==> flow/design.v <==
`timescale 1ns / 1ps
module AES_Composite_enc(Kin, Din, Dout, Krdy, Drdy, Kvld, Dvld, EN, BSY, CLK, RSTn, cc_out);  
   input  [127:0] Kin;   
   input [127:0]  Din;   
   output [127:0] Dout;  
   input          Krdy;  
   input          Drdy;  
   output         Kvld;  
   output         Dvld;  
   input          EN;    
   output         BSY;   
   input          CLK;   
   input          RSTn;  
   reg [127:0]    dat,key, rkey;
   reg [15:0]      dat0,dat1,dat2,dat3,dat4,dat5,dat6,dat7;   
   wire [127:0]   dat_next,rkey_next;
   wire [15:0] dat_next0;
   reg [79:0]      rnd;  
   reg [7:0]      rcon; 
   reg            sel;   
   reg            Dvld, Kvld, BSY;
   wire           rst;
	reg [79:0]      store;
   reg            m;
   reg [1:0]      n;
   reg [2:0]      k;
   reg [3:0]      l;
   reg [3:0] d;
   reg [7:0] i;  
   (* keep = "true" *) (* s = "true" *) output reg [31:0] cc_out;
   reg [31:0] R;
   wire [31:0] r;
   wire [31:0] b;
	reg [3:0] j;
	reg on;
assign rst = ~RSTn;
aes_core dut1(sel,i,dat,dat0,dat1,dat2,dat3,dat4,dat5,dat6,rkey_next,dat_next,dat_next0); 
KeyExpantion keyexpantion (.kin(rkey), .kout(rkey_next), .rcon(rcon));
always @(posedge CLK or posedge rst) begin
      if (rst)     Dvld <= 0;
      else if (EN) Dvld <= sel;
   end
   always @(posedge CLK or posedge rst) begin
      if (rst) Kvld <= 0;
      else if (EN) Kvld <= Krdy;
   end
   always @(posedge CLK or posedge rst) begin
      if (rst) BSY <= 0;
      else if (EN) BSY <= Drdy || (rnd[79:1] | sel);
   end  
 always@(posedge CLK or posedge rst)
 begin
  if(rst) i<=8'd0; 
  else if (EN) begin
       if(i[7])         i<=8'd1;
       else if(Drdy)    i<=8'd1;
       else if(~rnd[0]) i<={i[6:0],i[7]};
 end
 end
 always @(posedge CLK or posedge rst) begin
      if (rst)     sel <= 0;
      else if (EN) sel <= rnd[79];
   end
 always @(posedge CLK or posedge rst) begin
      if (rst)
      begin
              dat <= 128'h0;
              dat7<=16'h0;
      end
      else if (EN) begin
         if (Drdy)   
         begin             
         dat <= Din ^ Kin;
         end
         else if ((i[7]) && (~rnd[0]|sel)) 
            begin
            dat <= dat_next;   
            dat7<=dat_next0;   
            end
      end
   end
 always @(posedge CLK or posedge rst) begin
      if (rst)                 dat0 <= 16'h0;
      else if (EN) begin
          if ((i[0]) && (~rnd[0]|sel))  dat0 <= dat_next0;   
      end
   end
 always @(posedge CLK or posedge rst) begin
      if (rst)                 dat1 <= 16'h0;
      else if (EN) begin
          if ((i[1]) && (~rnd[0]|sel))  dat1 <= dat_next0; 
      end
   end
 always @(posedge CLK or posedge rst) begin
      if (rst)                 dat2 <= 16'h0;
      else if (EN) begin
          if ((i[2]) && (~rnd[0]|sel))  dat2 <= dat_next0; 
      end
   end
  always @(posedge CLK or posedge rst) begin
      if (rst)                 dat3 <= 16'h0;
      else if (EN) begin
          if ((i[3]) && (~rnd[0]|sel))  dat3<= dat_next0; 
      end
   end
always @(posedge CLK or posedge rst) begin
      if (rst)                 dat4 <= 16'h0;
      else if (EN) begin
          if ((i[4]) && (~rnd[0]|sel))  dat4<= dat_next0; 
      end
   end
always @(posedge CLK or posedge rst) begin
      if (rst)                 dat5 <= 16'h0;
      else if (EN) begin
          if ((i[5]) && (~rnd[0]|sel))  dat5<= dat_next0; 
      end
   end
always @(posedge CLK or posedge rst) begin
      if (rst)                 dat6 <= 16'h0;
      else if (EN) begin
          if ((i[6]) && (~rnd[0]|sel))  dat6<= dat_next0; 
      end
   end
 assign Dout = dat; 
 always @(posedge CLK or posedge rst) begin
      if (rst)     key <= 128'h0;
      else if (EN)
        if (Krdy)  key <= Kin;
   end
   always @(posedge CLK or posedge rst) begin
      if (rst)         rkey <= 128'h0;
      else if (EN) begin
         if (Krdy)        rkey <= Kin;
         else if (rnd[0] && ~on) rkey <= key;
         else if (i[7] && (~rnd[0]|sel)) rkey <= rkey_next;
      end
   end 
 always @(posedge CLK or posedge rst) begin
     if (rst)          rcon <= 8'h01;
     else if (EN) begin
        if (Drdy)    rcon <= 8'h01;
        else if ((i[7])&& ~rnd[0]) rcon <= xtime(rcon);
     end
   end
   function [7:0] xtime;
      input [7:0] x;
      xtime = (x[7]==1'b0)? {x[6:0],1'b0} : {x[6:0],1'b0} ^ 8'h1B;
   endfunction
	always @(posedge CLK or posedge rst) begin
      if (rst)                 m <= 1'b0;
		else if (m!=1'b0)           m <= 1'b0;
      else if (EN && (~store[0]) && (rnd[8] | rnd[72]) && d[0])   m <= 1'b1;
      else m <= 1'b0;
   end
   always @(posedge CLK or posedge rst) begin
      if (rst)                 n <= 2'b00;
		else if (n!=2'd0)           n <= {1'b0,n[1]};
      else if (EN && (~store[0]) && (rnd[8] | rnd[72]) && d[1])   n <= 2'b10;
		else n <= 2'd0;
   end
   always @(posedge CLK or posedge rst) begin
      if (rst)                 k <= 3'b000;
		else if (k!=3'd0)           k <= {1'b0,k[2:1]};    
      else if (EN && (~store[0]) && (rnd[8] | rnd[72]) && d[2])   k <= 3'b100;
		else k <= 3'd0;
   end
   always @(posedge CLK or posedge rst) begin
      if (rst)                 l <= 4'b0000;
		else if (l!=4'd0)           l <= {1'b0,l[3:1]};
      else if (EN && (~store[0]) && (rnd[8] | rnd[72]) && d[2])   l <= 4'b1000;
		else l <= 4'd0;
   end
	always @ (posedge CLK or posedge rst) begin
	   if (rst) on <= 1'b0;
		else if (rnd[8] | rnd[72] && ~store[0]) on <= 1'b1;
		else if ((!m) && (!n) && (!k) && (!l)) on <= 1'b0;
	end
	wire h = (on && (!m) && (!n) && (!k) && (!l));
	always @(posedge CLK or posedge rst) begin
      if (rst)    begin    rnd <= 80'd1;  store <= 80'd1; end
      else if (EN) begin
         if (Drdy)  begin       rnd <= {rnd[78:0], rnd[79]};  store <= 80'd0; end
         else if ((rnd[8] | rnd[72] && ~store[0]) || h)  begin 
                 if(store==80'd0) begin store <= {rnd[78:0], rnd[79]}; rnd <= 80'd1;  end
                 else if ((!m) && (!n) && (!k) && (!l)) begin rnd <= store; store <= 80'd0; end    
         end
			else if(~rnd[0])  rnd <= {rnd[78:0],rnd[79]};
      end
   end
   assign r = R;
   assign b = cc_out;
   always @ (posedge CLK or posedge rst) begin
   if (rst) R <= 32'hffffffff;
	else R <= cc_out;
   end
    always @ (posedge CLK or posedge rst) begin
      if (rst) j <= 4'd0;
		else if (sel) j <= 4'd0;
      else if (i[7]) j <= j + 4'd1;
      else j <= j;
    end
	wire g = ((|rnd[8:0]) || (j == 4'd9)) && BSY;
	always @ (*) begin
     if (rst) cc_out <= R;
     else if (g) begin  
		 case (dat_next0[1:0]%4)
         2'd0: cc_out[31:0] <= (r[0]==0)?(r[31:0]>>1):(r[31:0]<<1)+r[31:0]+32'd1;
         2'd1: cc_out[31:0] <= (r[0]==0)?(r[31:0]>>1):(r[31:0]<<2)+32'd1;
         2'd2: cc_out[31:0] <= (r[0]==0)?(r[31:0]>>1):(r[31:0]<<2)+r[31:0]+32'd1;
         2'd3: cc_out[31:0] <= (r[0]==0)?(r[31:0]>>1):(r[31:0]<<2)+(r[31:0]<<1)+32'd1;
         default: cc_out <= R;
       endcase
     end
     else cc_out <= R;
    end
	 wire [1:0]  p;
    assign p=cc_out%4;
    always@(*) begin
     case(p)
     0: begin d=4'b0001; end
     1: begin d=4'b0010; end
     2: begin d=4'b0100; end
     3: begin d=4'b1000; end
     endcase
	 end
endmodule
module aes_core(sel,i,dat,din0,din1,din2,din3,din4,din5,din6,k,datout,dout);
input sel;
input [7:0]i;
input [15:0] din0,din1,din2,din3,din4,din5,din6;
output reg[15:0] dout;
input [127:0] dat,k;
output [127:0] datout;
reg [15:0] a;
wire [15:0]b;  
wire [127:0]data,data1,data2;
wire [127:0] rx;  
wire [127:0] rs;  
wire [31:0] mx0,mx1,mx2,mx3;  
wire [31:0] my0,my1,my2,my3;  
masoleh f(a,b);
always@(*)begin 
    case(i)
    8'd1: begin
        a<=dat[127:112];
        dout<=b;
    end
    8'd2: begin
        a<=dat[111:96];
        dout<=b;
    end
    8'd4: begin
        a<=dat[95:80];
        dout<=b;
    end
    8'd8: begin
        a<=dat[79:64];
        dout<=b;
    end
    8'd16: begin
        a<=dat[63:48];
        dout<=b;
    end
    8'd32: begin
        a<=dat[47:32];
        dout<=b;
    end
    8'd64: begin
        a<=dat[31:16];
        dout<=b;
    end
    8'd128: begin
        a<=dat[15:0];
        dout<=b;
    end
	 default: begin
	     a<=dat[15:0];
        dout<=b;
	 end
    endcase
end
row_shift f17(rx,rs);
MixColumns f18(mx0,my0);
MixColumns f19(mx1,my1);
MixColumns f20(mx2,my2);
MixColumns f21(mx3,my3);
 assign data={din0,din1,din2,din3,din4,din5,din6,b};
 assign rx=data;
 assign data1=rs;
 assign {mx0,mx1,mx2,mx3}=data1;
 assign data2={my0,my1,my2,my3};
 assign datout=(sel)?data1^k:data2^k;
endmodule
module MixColumns(x, y);
   input  [31:0]  x;
   output [31:0]  y;
   wire [7:0]    a0, a1, a2, a3;
   wire [7:0]    b0, b1, b2, b3;
   assign a0 = x[31:24];
   assign a1 = x[23:16];
   assign a2 = x[15: 8];
   assign a3 = x[ 7: 0];
   assign b0 = xtime(a0);
   assign b1 = xtime(a1);
   assign b2 = xtime(a2);
   assign b3 = xtime(a3);
   assign y[31:24] =    b0 ^ a1^b1 ^ a2    ^ a3;
   assign y[23:16] = a0        ^b1 ^ a2^b2 ^ a3;
   assign y[15: 8] = a0    ^ a1        ^b2 ^ a3^b3;
   assign y[ 7: 0] = a0^b0 ^ a1    ^ a2        ^b3;
   function [7:0] xtime;
      input [7:0] x;
      xtime = (x[7]==1'b0)? {x[6:0],1'b0} : {x[6:0],1'b0} ^ 8'h1B;
   endfunction
endmodule  
module KeyExpantion (kin, kout, rcon);
   input [127:0]  kin;
   output [127:0] kout;
   input [7:0] 	  rcon;
   wire [31:0]   ws,wr, w0, w1, w2, w3;
   wire [15:0] ws1,ws2;
   masoleh max1({kin[23:16],kin[15:8]},ws1);
   masoleh max2({kin[7:0],kin[31:24]},ws2);
   assign ws={ws1,ws2};
   assign wr = {(ws[31:24] ^ rcon), ws[23:0]};
   assign w0 = wr ^ kin[127:96];
   assign w1 = w0 ^ kin[95:64];
   assign w2 = w1 ^ kin[63:32];
   assign w3 = w2 ^ kin[31:0];
   assign kout = {w0, w1, w2, w3};
endmodule  
module masoleh(x,y);  
input [15:0] x;
output [15:0] y;
wire [7:0] byte_in1, byte_in2;
wire [7:0] byte_out1, byte_out2;
assign byte_in1 = x[15:8];
assign byte_in2 = x[7:0];
Newlight_sbox cm1(byte_in1, byte_out1);
Newlight_sbox cm2(byte_in2, byte_out2);
assign y = {byte_out1, byte_out2};
endmodule
module Newlight_sbox( input [7:0] g,
                      output [7:0] s
    );
wire y1,y2,y3,y4,y5,y6,y7,y8,y9,y10,y11,y12,y13,y14,y15,y16,y17,y18;
wire l1,l2,l3,l4;
wire x1,x2,x3,x4;
wire r1,r2,r3,r4,r5,r6,r7,r8,r9,r10,r11,r12;
In_tf m1 (.g(g),.a0(y1),.a1(y2),.a2(y3),.a3(y4),.b0(y5),.b1(y6),.b2(y7),.b3(y8),
          .a01(y9),.a02(y10),.a13(y11),.a23(y12),.ap(y13),.b01(y14),.b02(y15),.b13(y16),.b23(y17),.bp(y18)   );
expo_comp m2 (.a0(y1) ,.a1(y2),.a2(y3),.a3(y4),.b0(y5),.b1(y6),.b2(y7),.b3(y8),
           .a01(y9),.a02(y10),.a13(y11),.a23(y12),.ap(y13),.b01(y14),.b02(y15),.b13(y16),.b23(y17),.bp(y18),.d0(l1),.d1(l2),.d2(l3),.d3(l4));
Inv_4 m3 (   .d0(l1),.d1(l2),.d2(l3),.d3(l4),.e0(x1),.e1(x2),.e2(x3),.e3(x4)  );
mul_out m4 ( .e0(x1),.e1(x2),.e2(x3),.e3(x4),.a0(y1),.a1(y2),.a2(y3),.a3(y4),.b0(y5),.b1(y6),.b2(y7),.b3(y8),
             .a01(y9),.a02(y10),.a13(y11),.a23(y12),.ap(y13),.b01(y14),.b02(y15),.b13(y16),.b23(y17),.bp(y18),
             .w0(r1),.w1(r2),.w2(r3),.w3(r4),.w4(r5),.w5(r6),.z0(r7),.z1(r8),.z2(r9),.z3(r10),.z4(r11),.z5(r12) );
out_tf m5 (  .w0(r1),.w1(r2),.w2(r3),.w3(r4),.w4(r5),.w5(r6),.z0(r7),.z1(r8),.z2(r9),.z3(r10),.z4(r11),.z5(r12),.s(s));            
endmodule
module In_tf(input [7:0] g,
             output a0,a1,a2,a3,b0,b1,b2,b3,
             output a01,a02,a13,a23,ap,b01,b02,b13,b23,bp
             );
             wire t0,t1;
assign a0 = b3^g[4];
assign a1 = a13^a3;
assign a2 = b3^g[7];
assign a3 = b3^g[1];
assign b0 = g[0];
assign b1 = b01^g[0];
assign b2 = b0^b02;
assign b3 = b23^b2;
assign a01 = a23^ap;
assign a02 = g[7]^g[4];
assign a13 = g[7]^g[2];
assign a23 = g[7]^g[1];
assign ap = g[4]^g[2];
assign b01 = t0^a01;
assign b02 = t1^g[6];
assign b13 = b02^bp;
assign b23 = t1^g[5];
assign bp = b23^b01;
assign t0 = g[3]^g[2];
assign t1 = t0^g[1]; 
endmodule
module expo_comp( input a0,a1,a2,a3,b0,b1,b2,b3,a01,a02,a13,a23,ap,b01,b02,b13,b23,bp,
                  output d0,d1,d2,d3  );
assign d0 = ~(a01&b01)^(~(a02&b02))^(~(a0&b0))^(~(a13|b13));
assign d1 = ~(a01&b01)^(~(a02|b02))^(~(a1&b1))^(~(ap&bp));
assign d2 = ~(a2|b2)^(~(a13&b13))^(~(a23&b23))^(~(a02&b02));
assign d3 = ~(a3&b3)^(~(ap&bp))^(~(a23|b23))^(~(a02&b02));                 
endmodule
module Inv_4( input d0,d1,d2,d3,
              output e0,e1,e2,e3 );
   assign e0 = d3&(d0^d1) | d2&((~d0)|d3);
   assign e1 = (~d2)&d3&(d0^~d1) | d2&(d1|(~d3));           
   assign e2 = d1&(d2^d3) | d0&((~d2)|d1);   
   assign e3 = (~d0)&d1&(d2^~d3) | d0&(d3 | (~d1));       
endmodule
module mul_out( input a0,a1,a2,a3,b0,b1,b2,b3,a01,a02,a13,a23,ap,b01,b02,b13,b23,bp,
                      e0,e1,e2,e3,
                output w0,w1,w2,w3,w4,w5,
                output z0,z1,z2,z3,z4,z5      
    );
  wire e02,e13;
assign  e02 = e0^e2;
assign  e13 = e1^e3;
assign w0 = ~(b1&e0)^(~(b01&e1)); 
assign w1 = ~(b0&e1)^(~(b01&e0));
assign w2 = ~(b3&e2)^(~(b23&e3));
assign w3 = ~(b2&e3)^(~(b23&e2));
assign w4 = ~(b13&e13)^(~(b02&e02));
assign w5 = ~(bp&e13)^(~(b13&e02));
assign z0 = ~(a1&e0)^(~(a01&e1));
assign z1 = ~(a0&e1)^(~(a01&e0));
assign z2 = ~(a3&e2)^(~(a23&e3));
assign z3 = ~(a2&e3)^(~(a23&e2));
assign z4 = ~(a13&e13)^(~(a02&e02));
assign z5 = ~(ap&e13)^(~(a13&e02));   
endmodule
module out_tf( input w0,w1,w2,w3,w4,w5,
               input z0,z1,z2,z3,z4,z5,
               output [7:0] s
                                         );
 wire t2,t3,t4,t5,t6;                                        
 assign t2 = w3^z1^z5;                                        
 assign t3 = w0^w2;
 assign t4 = w3^w5;
 assign t5 = w0^w4;  
 assign t6 = t5^z2;
 assign s[7] = t2^w5;
 assign s[6] = t4^~s[4];
 assign s[5] = t6^~z4;
 assign s[4] = t2^w1;
 assign s[3] = t3^s[4];
 assign s[2] = t6^z0^s[7];
 assign s[1] = t5^t4^s[0];
 assign s[0] = ~(t3^z3^z5);
endmodule
module row_shift(sb,rs);
input [127:0] sb;
output reg [127:0] rs;
always@(sb)
begin
       rs[127:120] = sb[127:120];  
       rs[119:112] = sb[87:80];  
       rs[111:104] = sb[47:40];  
       rs[103:96]  = sb[7:0];    
       rs[95:88]   = sb[95:88];  
       rs[87:80]   = sb[55:48];  
       rs[79:72]   = sb[15:8];   
       rs[71:64]   = sb[103:96]; 
       rs[63:56]   = sb[63:56];  
       rs[55:48]   = sb[23:16];  
       rs[47:40]   = sb[111:104]; 
       rs[39:32]   = sb[71:64];  
       rs[31:24]   = sb[31:24];  
       rs[23:16]   = sb[119:112];  
       rs[15:8]    = sb[79:72];  
       rs[7:0]     = sb[39:32];  
end                 
endmodule
# Reports on AES_Composite_enc
# Tool output for the design above before and after an edit, in the order of the flow.
# Lines under "orig" count in the file above, lines under "edited" in the edited file.
# "delta": "edited" minus "orig" as printed here. "rel_change_pct": 100 x difference / "orig".
# Operators carry their Yosys type and port widths (W data, S select, Z words).
# Cell names lack the library's common part.
# Not given: -
# setup
top_module	AES_Composite_enc
clock	CLK
library	sky130hd
lib_corner	tt_025C_1v80

# The edit
# Unified diff, file above to edited file.
# The edited RTL no longer does the same as the RTL above: the edit was made by script, with no optimisation intended.
# begin of diff
@@ -290,5 +290,5 @@
  assign {mx0,mx1,mx2,mx3}=data1;
  assign data2={my0,my1,my2,my3};
- assign datout=(sel)?data1^k:data2^k;
+ assign datout=(sel)?data1^k:data2+k;
 endmodule
 module MixColumns(x, y);
# end of diff

# Elaborated design
# Yosys after proc, flatten, opt, wreduce and memory -nomap, before mapping. Memory bits, and registers merged into a memory's read port (data or address), are not among the register bits. Print and check cells are not counted. Equal cells are merged and count once.
# word_totals
item	orig	edited	delta	rel_change_pct
ff_bits	723	723	0	0.00
inputBits	261	261	0	0.00
out_inout_bits	163	163	0	0.00
word_cells	1231	1231	0	0.00
# classes
item	orig	edited	delta	rel_change_pct
add_sub_neg	8	9	1	12.50
equal	17	17	0	0.00
muxes	58	58	0	0.00
logic	1061	1060	-1	-0.09
reduce_logical	60	60	0	0.00
# op_table
operator	orig	edited	delta	rel_change_pct
$xor A128 B128 Y128	3	2	-1	-33.33
$add A128 B128 Y128	0	1	1	-
$xor A1 B1 Y1	372	372	0	0.00
$and A1 B1 Y1	252	252	0	0.00
$not A1 Y1	249	249	0	0.00
$or A1 B1 Y1	74	74	0	0.00
$xor A8 B8 Y8	65	65	0	0.00
$logic_and A1 B1 Y1	24	24	0	0.00
$xnor A1 B1 Y1	24	24	0	0.00
$mux W5	17	17	0	0.00
$not A4 Y4	17	17	0	0.00
$reduce_and A2 Y1	13	13	0	0.00
$mux W80	9	9	0	0.00
$mux W128	6	6	0	0.00
$mux W32	6	6	0	0.00
$reduce_bool A2 Y1	6	6	0	0.00
$mux W8	5	5	0	0.00
$add A32 B1 Y32 const B	4	4	0	0.00
$eq A2 B2 Y1 const B	4	4	0	0.00
$mux W1	4	4	0	0.00
$mux W4	4	4	0	0.00
$xor A32 B32 Y32	4	4	0	0.00
$add A32 B32 Y32	3	3	0	0.00
$reduce_bool A3 Y1	3	3	0	0.00
$eq A2 B1 Y1 const B	2	2	0	0.00
$logic_not A2 Y1	2	2	0	0.00
$logic_or A1 B1 Y1	2	2	0	0.00
$mux W2	2	2	0	0.00
# The list need not be complete.

# Depth
# Depth = most cells in a row (Yosys ltp): at word level without a register or memory, in the mapped netlist without a sequential cell, where the memories' decode and read muxes count.
# depth
item	orig	edited	delta	rel_change_pct
depth_word	34	34	0	0.00
abc_area	0	0	-	-
mapped_depth	45	55	10	22.22
ltp_nobuf	37	50	13	35.14

# After synthesis
# The flow's flattened synthesis, as Yosys stat reports it; memories are mapped. The netlist is that of the ABC_AREA named above (0 if unset); the other value can give another one.
# synth_totals
item	orig	edited	delta	rel_change_pct
mapped_cells	6466	7614	1148	17.75
mapped_area_um2	54013.1	60633.2	6620.1	12.26
seq_area_um2	18136.1	18136.1	0.0	0.00
flip_flops	723	723	0	0.00
n_buf	511	568	57	11.15
# types
cell_type	orig	edited	delta	rel_change_pct
nand2_1	932	1230	298	31.97
a21oi_1	503	640	137	27.24
ha_1	93	219	126	135.48
mux2_2	145	37	-108	-74.48
a21o_1	40	130	90	225.00
inv_1	72	161	89	123.61
xor2_1	328	413	85	25.91
xnor2_1	860	941	81	9.42
nand3_1	48	121	73	152.08
o21ai_0	708	647	-61	-8.62
nor2_1	449	496	47	10.47
nand4_1	35	80	45	128.57
clkbuf_1	443	483	40	9.03
a221oi_1	17	52	35	205.88
o21bai_1	24	58	34	141.67
o21ai_1	45	13	-32	-71.11
a211oi_1	102	72	-30	-29.41
nor3_1	61	87	26	42.62
# The list need not be complete.
# By module: a second synthesis without flattening, with its own total; a netlist apart from the flattened one above.
# unflattened
item	orig	edited	delta	rel_change_pct
hier_cells	5638	7206	1568	27.81
area_unflattened_um2	54034.3	63214.4	9180.1	16.99
# Rows give one instance, submodules left out.
# by_module_orig
mod	instances	n_cells	area_um2	mod_seq_area_um2
AES_Composite_enc	1	3881	36956.7	18136.1
MixColumns	4	82	1342.5	0.0
aes_core	1	394	3415.8	0.0
In_tf	6	29	334.1	0.0
KeyExpantion	1	175	1550.2	0.0
mul_out	6	38	212.7	0.0
out_tf	6	16	170.2	0.0
row_shift	1	128	960.9	0.0
expo_comp	6	24	152.6	0.0
Inv_4	6	15	93.8	0.0
Newlight_sbox	6	0	0.0	0.0
masoleh	3	0	0.0	0.0
# by_module_edited
mod	instances	n_cells	area_um2	mod_seq_area_um2
AES_Composite_enc	1	3952	37523.5	18136.1
aes_core	1	1891	12029.0	0.0
MixColumns	4	82	1342.5	0.0
In_tf	6	29	334.1	0.0
KeyExpantion	1	175	1550.2	0.0
mul_out	6	38	212.7	0.0
out_tf	6	16	170.2	0.0
row_shift	1	128	960.9	0.0
expo_comp	6	24	152.6	0.0
Inv_4	6	15	93.8	0.0
Newlight_sbox	6	0	0.0	0.0
masoleh	3	0	0.0	0.0

# Timing after synthesis
# Path of least setup slack by OpenSTA after synthesis, without wires, with an ideal clock, recovery checks aside; 20% of the period is set as input and as output delay. Where synthesis merged equal registers, the netlist keeps one of their names.
# synth_path
item	orig	edited	delta	rel_change_pct
path_kind	register -> output	register -> output	-	-
start	register i[1]	register i[7]	-	-
end	output port cc_out[16]	output port cc_out[16]	-	-
clock_period_ns	14.0	14.0	0.0	0.00
output_delay_ns	2.800	2.800	0.000	0.00
t_first_pin_ns	0.000	0.000	0.000	-
arrival_time_ns	8.818	8.310	-0.508	-5.76
t_required_ns	11.200	11.200	0.000	0.00
slack_ns	2.382	2.890	0.508	-
path_delay_ns	8.818	8.310	-0.508	-5.76
driving_pins	40	40	0	0.00
n_path_buf	5	3	-2	-40.00
synth_period_reached_ns	11.618	11.11	-0.508	-4.37
# "path_delay_ns" = arrival - input delay + setup time.
# At an output port there is no setup time.
# "driving_pins": output pins that drive a net of the path, with the launching flip-flop's if there is one; two outputs of one cell count as two.
# "synth_period_reached_ns" = period - worst setup slack (recovery checks aside). The figure is calculated, with input and output delays left at 20% of the set period.
# The rows between start and end are the longest chain of elaborated cells between them; the timing report does not say that the signal goes this way. Where chains are equally long, one stands for them.
# A line is the first line of the expression or statement that the cell stems from. Yosys adds cells for indexed reads and writes and turns some case tables into memories.
# A register here has more assigning lines than the two given.
# synth_via_orig
cell_sequence	dfrtp_1 > buf_6 > or4_4 > or3_4 > and4_1 > buf_2 > nor4_4 > nor2_2 > xnor2_1 > xnor2_1 > ha_1 > or4_1 > a22oi_1 > xnor2_1 > xnor2_1 > xnor2_1 > inv_1 > ha_1 > (+4 left out) > xor2_2 > xnor3_1 > clkbuf_1 > inv_1 > ha_1 > clkbuf_1 > clkinv_1 > a21oi_1 > or2_2 > clkbuf_1 > nor2_1 > nor2_1 > a21oi_1 > o21ai_0 > a21oi_1 > o21ai_0 > o21ai_0 > o21ai_0
elab_chain_cells	29
cells_between	141
cone_classes	10 x eq/ne; 4 x mux; 126 x logic; 1 x reduce/logical
# synth_lines_orig
item	line_no	rtl
start: declaration	29	reg [7:0] i;
start: assignment	53	if(rst) i<=8'd0;
start: assignment	57	else if(~rnd[0]) i<={i[6:0],i[7]};
$eq A8 B7 Y1	243	case(i)
$pmux W16 S7	243
$xor A1 B1 Y1	383	assign t0 = g[3]^g[2];
$xor A1 B1 Y1	384	assign t1 = t0^g[1];
$xor A1 B1 Y1	379	assign b02 = t1^g[6];
$xor A1 B1 Y1	371	assign b2 = b0^b02;
$xor A1 B1 Y1	372	assign b3 = b23^b2;
(+14 left out)	-
$xor A1 B1 Y1 x2	438	assign s[0] = ~(t3^z3^z5);
$not A1 Y1	438
$xor A1 B1 Y1	437	assign s[1] = t5^t4^s[0];
$eq A2 B2 Y1	206	case (dat_next0[1:0]%4)
$pmux W32 S4	206
$mux W32	205	else if (g) begin
$mux W32	204	if (rst) cc_out <= R;
end: declaration	30	(* keep = "true" *) (* s = "true" *) output reg [31:0] cc_out;
# Some nets on the timed path still bear RTL names; the line given drives or declares the net.
# synth_nets_orig
net	line_no
dat_next0[0]	438
# synth_via_edited
cell_sequence	dfrtp_1 > buf_2 > or4_1 > buf_2 > a2111oi_0 > nor4_1 > xnor2_1 > xnor2_1 > mux2i_1 > nor2_1 > xnor2_1 > xnor2_1 > ha_1 > xor2_1 > nor2_1 > xor2_1 > xnor3_1 > inv_1 > (+4 left out) > a221o_1 > nor4_1 > a21oi_1 > o22ai_1 > xor2_1 > xor2_1 > inv_1 > ha_1 > nor2_1 > nor2_1 > or2_2 > clkbuf_1 > nor2_1 > nor2_1 > a221o_1 > a221o_1 > o21ai_0 > o21ai_0
elab_chain_cells	29
cells_between	141
cone_classes	10 x eq/ne; 4 x mux; 126 x logic; 1 x reduce/logical
# synth_lines_edited
item	line_no	rtl
start: declaration	29	reg [7:0] i;
start: assignment	53	if(rst) i<=8'd0;
start: assignment	57	else if(~rnd[0]) i<={i[6:0],i[7]};
$eq A8 B7 Y1	243	case(i)
$pmux W16 S7	243
$xor A1 B1 Y1	383	assign t0 = g[3]^g[2];
$xor A1 B1 Y1	384	assign t1 = t0^g[1];
$xor A1 B1 Y1	379	assign b02 = t1^g[6];
$xor A1 B1 Y1	371	assign b2 = b0^b02;
$xor A1 B1 Y1	372	assign b3 = b23^b2;
(+14 left out)	-
$xor A1 B1 Y1 x2	438	assign s[0] = ~(t3^z3^z5);
$not A1 Y1	438
$xor A1 B1 Y1	437	assign s[1] = t5^t4^s[0];
$eq A2 B2 Y1	206	case (dat_next0[1:0]%4)
$pmux W32 S4	206
$mux W32	205	else if (g) begin
$mux W32	204	if (rst) cc_out <= R;
end: declaration	30	(* keep = "true" *) (* s = "true" *) output reg [31:0] cc_out;

# Path in the finished layout
# From the final timing report of each run of set A: the path of least setup slack in the routed layout; clock arrival at registers is part of the times.
# layout_path
item	orig	edited	delta	rel_change_pct
path_kind	register -> output	register -> register	-	-
start	register i[4]	register i[4]	-	-
end	output port cc_out[16]	register dat[113]	-	-
clock_period_ns	14.0	14.0	0.0	0.00
output_delay_ns	2.80	-	-	-
setup_time_ns	-	0.11	-	-
t_first_pin_ns	0.71	0.72	0.01	1.41
arrival_time_ns	10.54	14.23	3.69	35.01
t_required_ns	11.20	14.63	3.43	30.62
slack_ns	0.66	0.40	-0.26	-
driving_pins	40	44	4	10.00
n_path_buf	2	4	2	100.00
# The rows between start and end are the longest chain of elaborated cells between them; the timing report does not say that the signal goes this way. Where chains are equally long, one stands for them.
# A register here has more assigning lines than the two given.
# layout_via_orig
cell_sequence	dfrtp_1 > or4_4 > nor2_2 > a211oi_2 > nand2_1 > xnor2_1 > and2_1 > xnor2_1 > inv_1 > ha_2 > inv_1 > or3_1 > a22oi_1 > xnor2_1 > xnor2_1 > xnor2_1 > inv_1 > ha_1 > (+4 left out) > a21o_1 > xnor2_1 > xor2_1 > buf_4 > inv_1 > ha_1 > clkinv_1 > a21oi_1 > or2_2 > nor2_1 > nor2_2 > a21oi_1 > o21ai_0 > a21oi_1 > o21ai_0 > o21ai_0 > o21ai_0 > clkdlybuf4s50_1
elab_chain_cells	29
cells_between	141
cone_classes	10 x eq/ne; 4 x mux; 126 x logic; 1 x reduce/logical
# layout_lines_orig
item	line_no	rtl
start: declaration	29	reg [7:0] i;
start: assignment	53	if(rst) i<=8'd0;
start: assignment	57	else if(~rnd[0]) i<={i[6:0],i[7]};
$eq A8 B7 Y1	243	case(i)
$pmux W16 S7	243
$xor A1 B1 Y1	383	assign t0 = g[3]^g[2];
$xor A1 B1 Y1	384	assign t1 = t0^g[1];
$xor A1 B1 Y1	379	assign b02 = t1^g[6];
$xor A1 B1 Y1	371	assign b2 = b0^b02;
$xor A1 B1 Y1	372	assign b3 = b23^b2;
(+14 left out)	-
$xor A1 B1 Y1 x2	438	assign s[0] = ~(t3^z3^z5);
$not A1 Y1	438
$xor A1 B1 Y1	437	assign s[1] = t5^t4^s[0];
$eq A2 B2 Y1	206	case (dat_next0[1:0]%4)
$pmux W32 S4	206
$mux W32	205	else if (g) begin
$mux W32	204	if (rst) cc_out <= R;
end: declaration	30	(* keep = "true" *) (* s = "true" *) output reg [31:0] cc_out;
# layout_via_edited
cell_sequence	dfrtp_1 > buf_4 > nor4_4 > and3_2 > a222oi_1 > and3_1 > xnor2_1 > o21ai_0 > xnor2_1 > ha_1 > clkinv_1 > or4_1 > and4_1 > and2_1 > xnor2_1 > inv_1 > ha_1 > inv_1 > (+8 left out) > xnor2_1 > ha_1 > nand3_1 > o21ai_0 > a21oi_1 > o31ai_1 > a21oi_1 > buf_4 > o31ai_1 > a41oi_1 > o21ai_0 > buf_4 > a221oi_1 > o31ai_1 > o21ai_0 > xor2_1 > nand2_1 > a22o_1
elab_chain_cells	34
cells_between	352
cone_classes	1 x add/sub; 7 x eq/ne; 6 x mux; 338 x logic
# layout_lines_edited
item	line_no	rtl
start: declaration	29	reg [7:0] i;
start: assignment	53	if(rst) i<=8'd0;
start: assignment	57	else if(~rnd[0]) i<={i[6:0],i[7]};
$eq A8 B7 Y1	243	case(i)
$pmux W16 S7	243
$xor A1 B1 Y1	383	assign t0 = g[3]^g[2];
$xor A1 B1 Y1	384	assign t1 = t0^g[1];
$xor A1 B1 Y1	379	assign b02 = t1^g[6];
$xor A1 B1 Y1	371	assign b2 = b0^b02;
$xor A1 B1 Y1	372	assign b3 = b23^b2;
(+18 left out)	-
$not A4 Y4	-
$mux W5	313	xtime = (x[7]==1'b0)? {x[6:0],1'b0} : {x[6:0],1'b0} ^ 8'h1B;
$xor A8 B8 Y8 x3	309	assign y[15: 8] = a0    ^ a1        ^b2 ^ a3^b3;
$add A128 B128 Y128	292	assign datout=(sel)?data1^k:data2+k;
$mux W128	292
$mux W128	75	else if ((i[7]) && (~rnd[0]|sel))
$mux W128	71	if (Drdy)
end: assignment	73	dat <= Din ^ Kin;
end: assignment	77	dat <= dat_next;
end: declaration	14	reg [127:0]    dat,key, rkey;

# Layout results
# Runs of the flow (Yosys, OpenROAD) on both versions; the two runs of a pair have the same settings. The constraints put input and output delay at 20% of the set period each and load the outputs with 0.01 pF.
# flow_settings_set_A
CORE_UTILIZATION	40
period_ns	14.0
CAP_MARGIN	20
CORE_MARGIN	2
SLEW_MARGIN	20
# measured_set_A
item	orig	edited	delta	rel_change_pct
synth_chip_area_um2	54013.1	60633.2	6620.1	12.26
design.die.area_um2	137986.0	154712.0	16726.0	12.12
final_stdcell_area_um2	63026.7	71239.6	8212.9	13.03
post_route_util_pct	47.1	47.5	0.4	-
ws_setup_ns	0.656	0.398	-0.258	-
final_setup_tns_ns	0.000	0.000	0.000	-
worst_hold_slack_ns	0.384	0.375	-0.009	-
period_less_ws_ns	13.344	13.602	0.258	1.93
# flow_settings_set_B
CAP_MARGIN	35
CELL_PAD_IN_SITES_DETAIL_PLACEMENT	1
CORE_UTILIZATION	25
CTS_CLUSTER_DIAMETER	323
CTS_CLUSTER_SIZE	96
GPL_TIMING_DRIVEN	0
PLACE_DENSITY_LB_ADDON	0.28
SLEW_MARGIN	15
period_ns	14.5
CORE_MARGIN	2
# measured_set_B
item	orig	edited	delta	rel_change_pct
synth_chip_area_um2	54013.1	60633.2	6620.1	12.26
design.die.area_um2	219788.0	246487.0	26699.0	12.15
final_stdcell_area_um2	63932.6	72171.7	8239.1	12.89
post_route_util_pct	29.8	30.0	0.2	-
ws_setup_ns	0.448	0.349	-0.099	-
final_setup_tns_ns	0.000	0.000	0.000	-
worst_hold_slack_ns	0.472	0.368	-0.104	-
period_less_ws_ns	14.052	14.151	0.099	0.70
# "period_less_ws_ns": clock period set for the run, less the worst setup slack. It is reckoned from that one timing run; input and output delays stay at 20% of the period that was set.
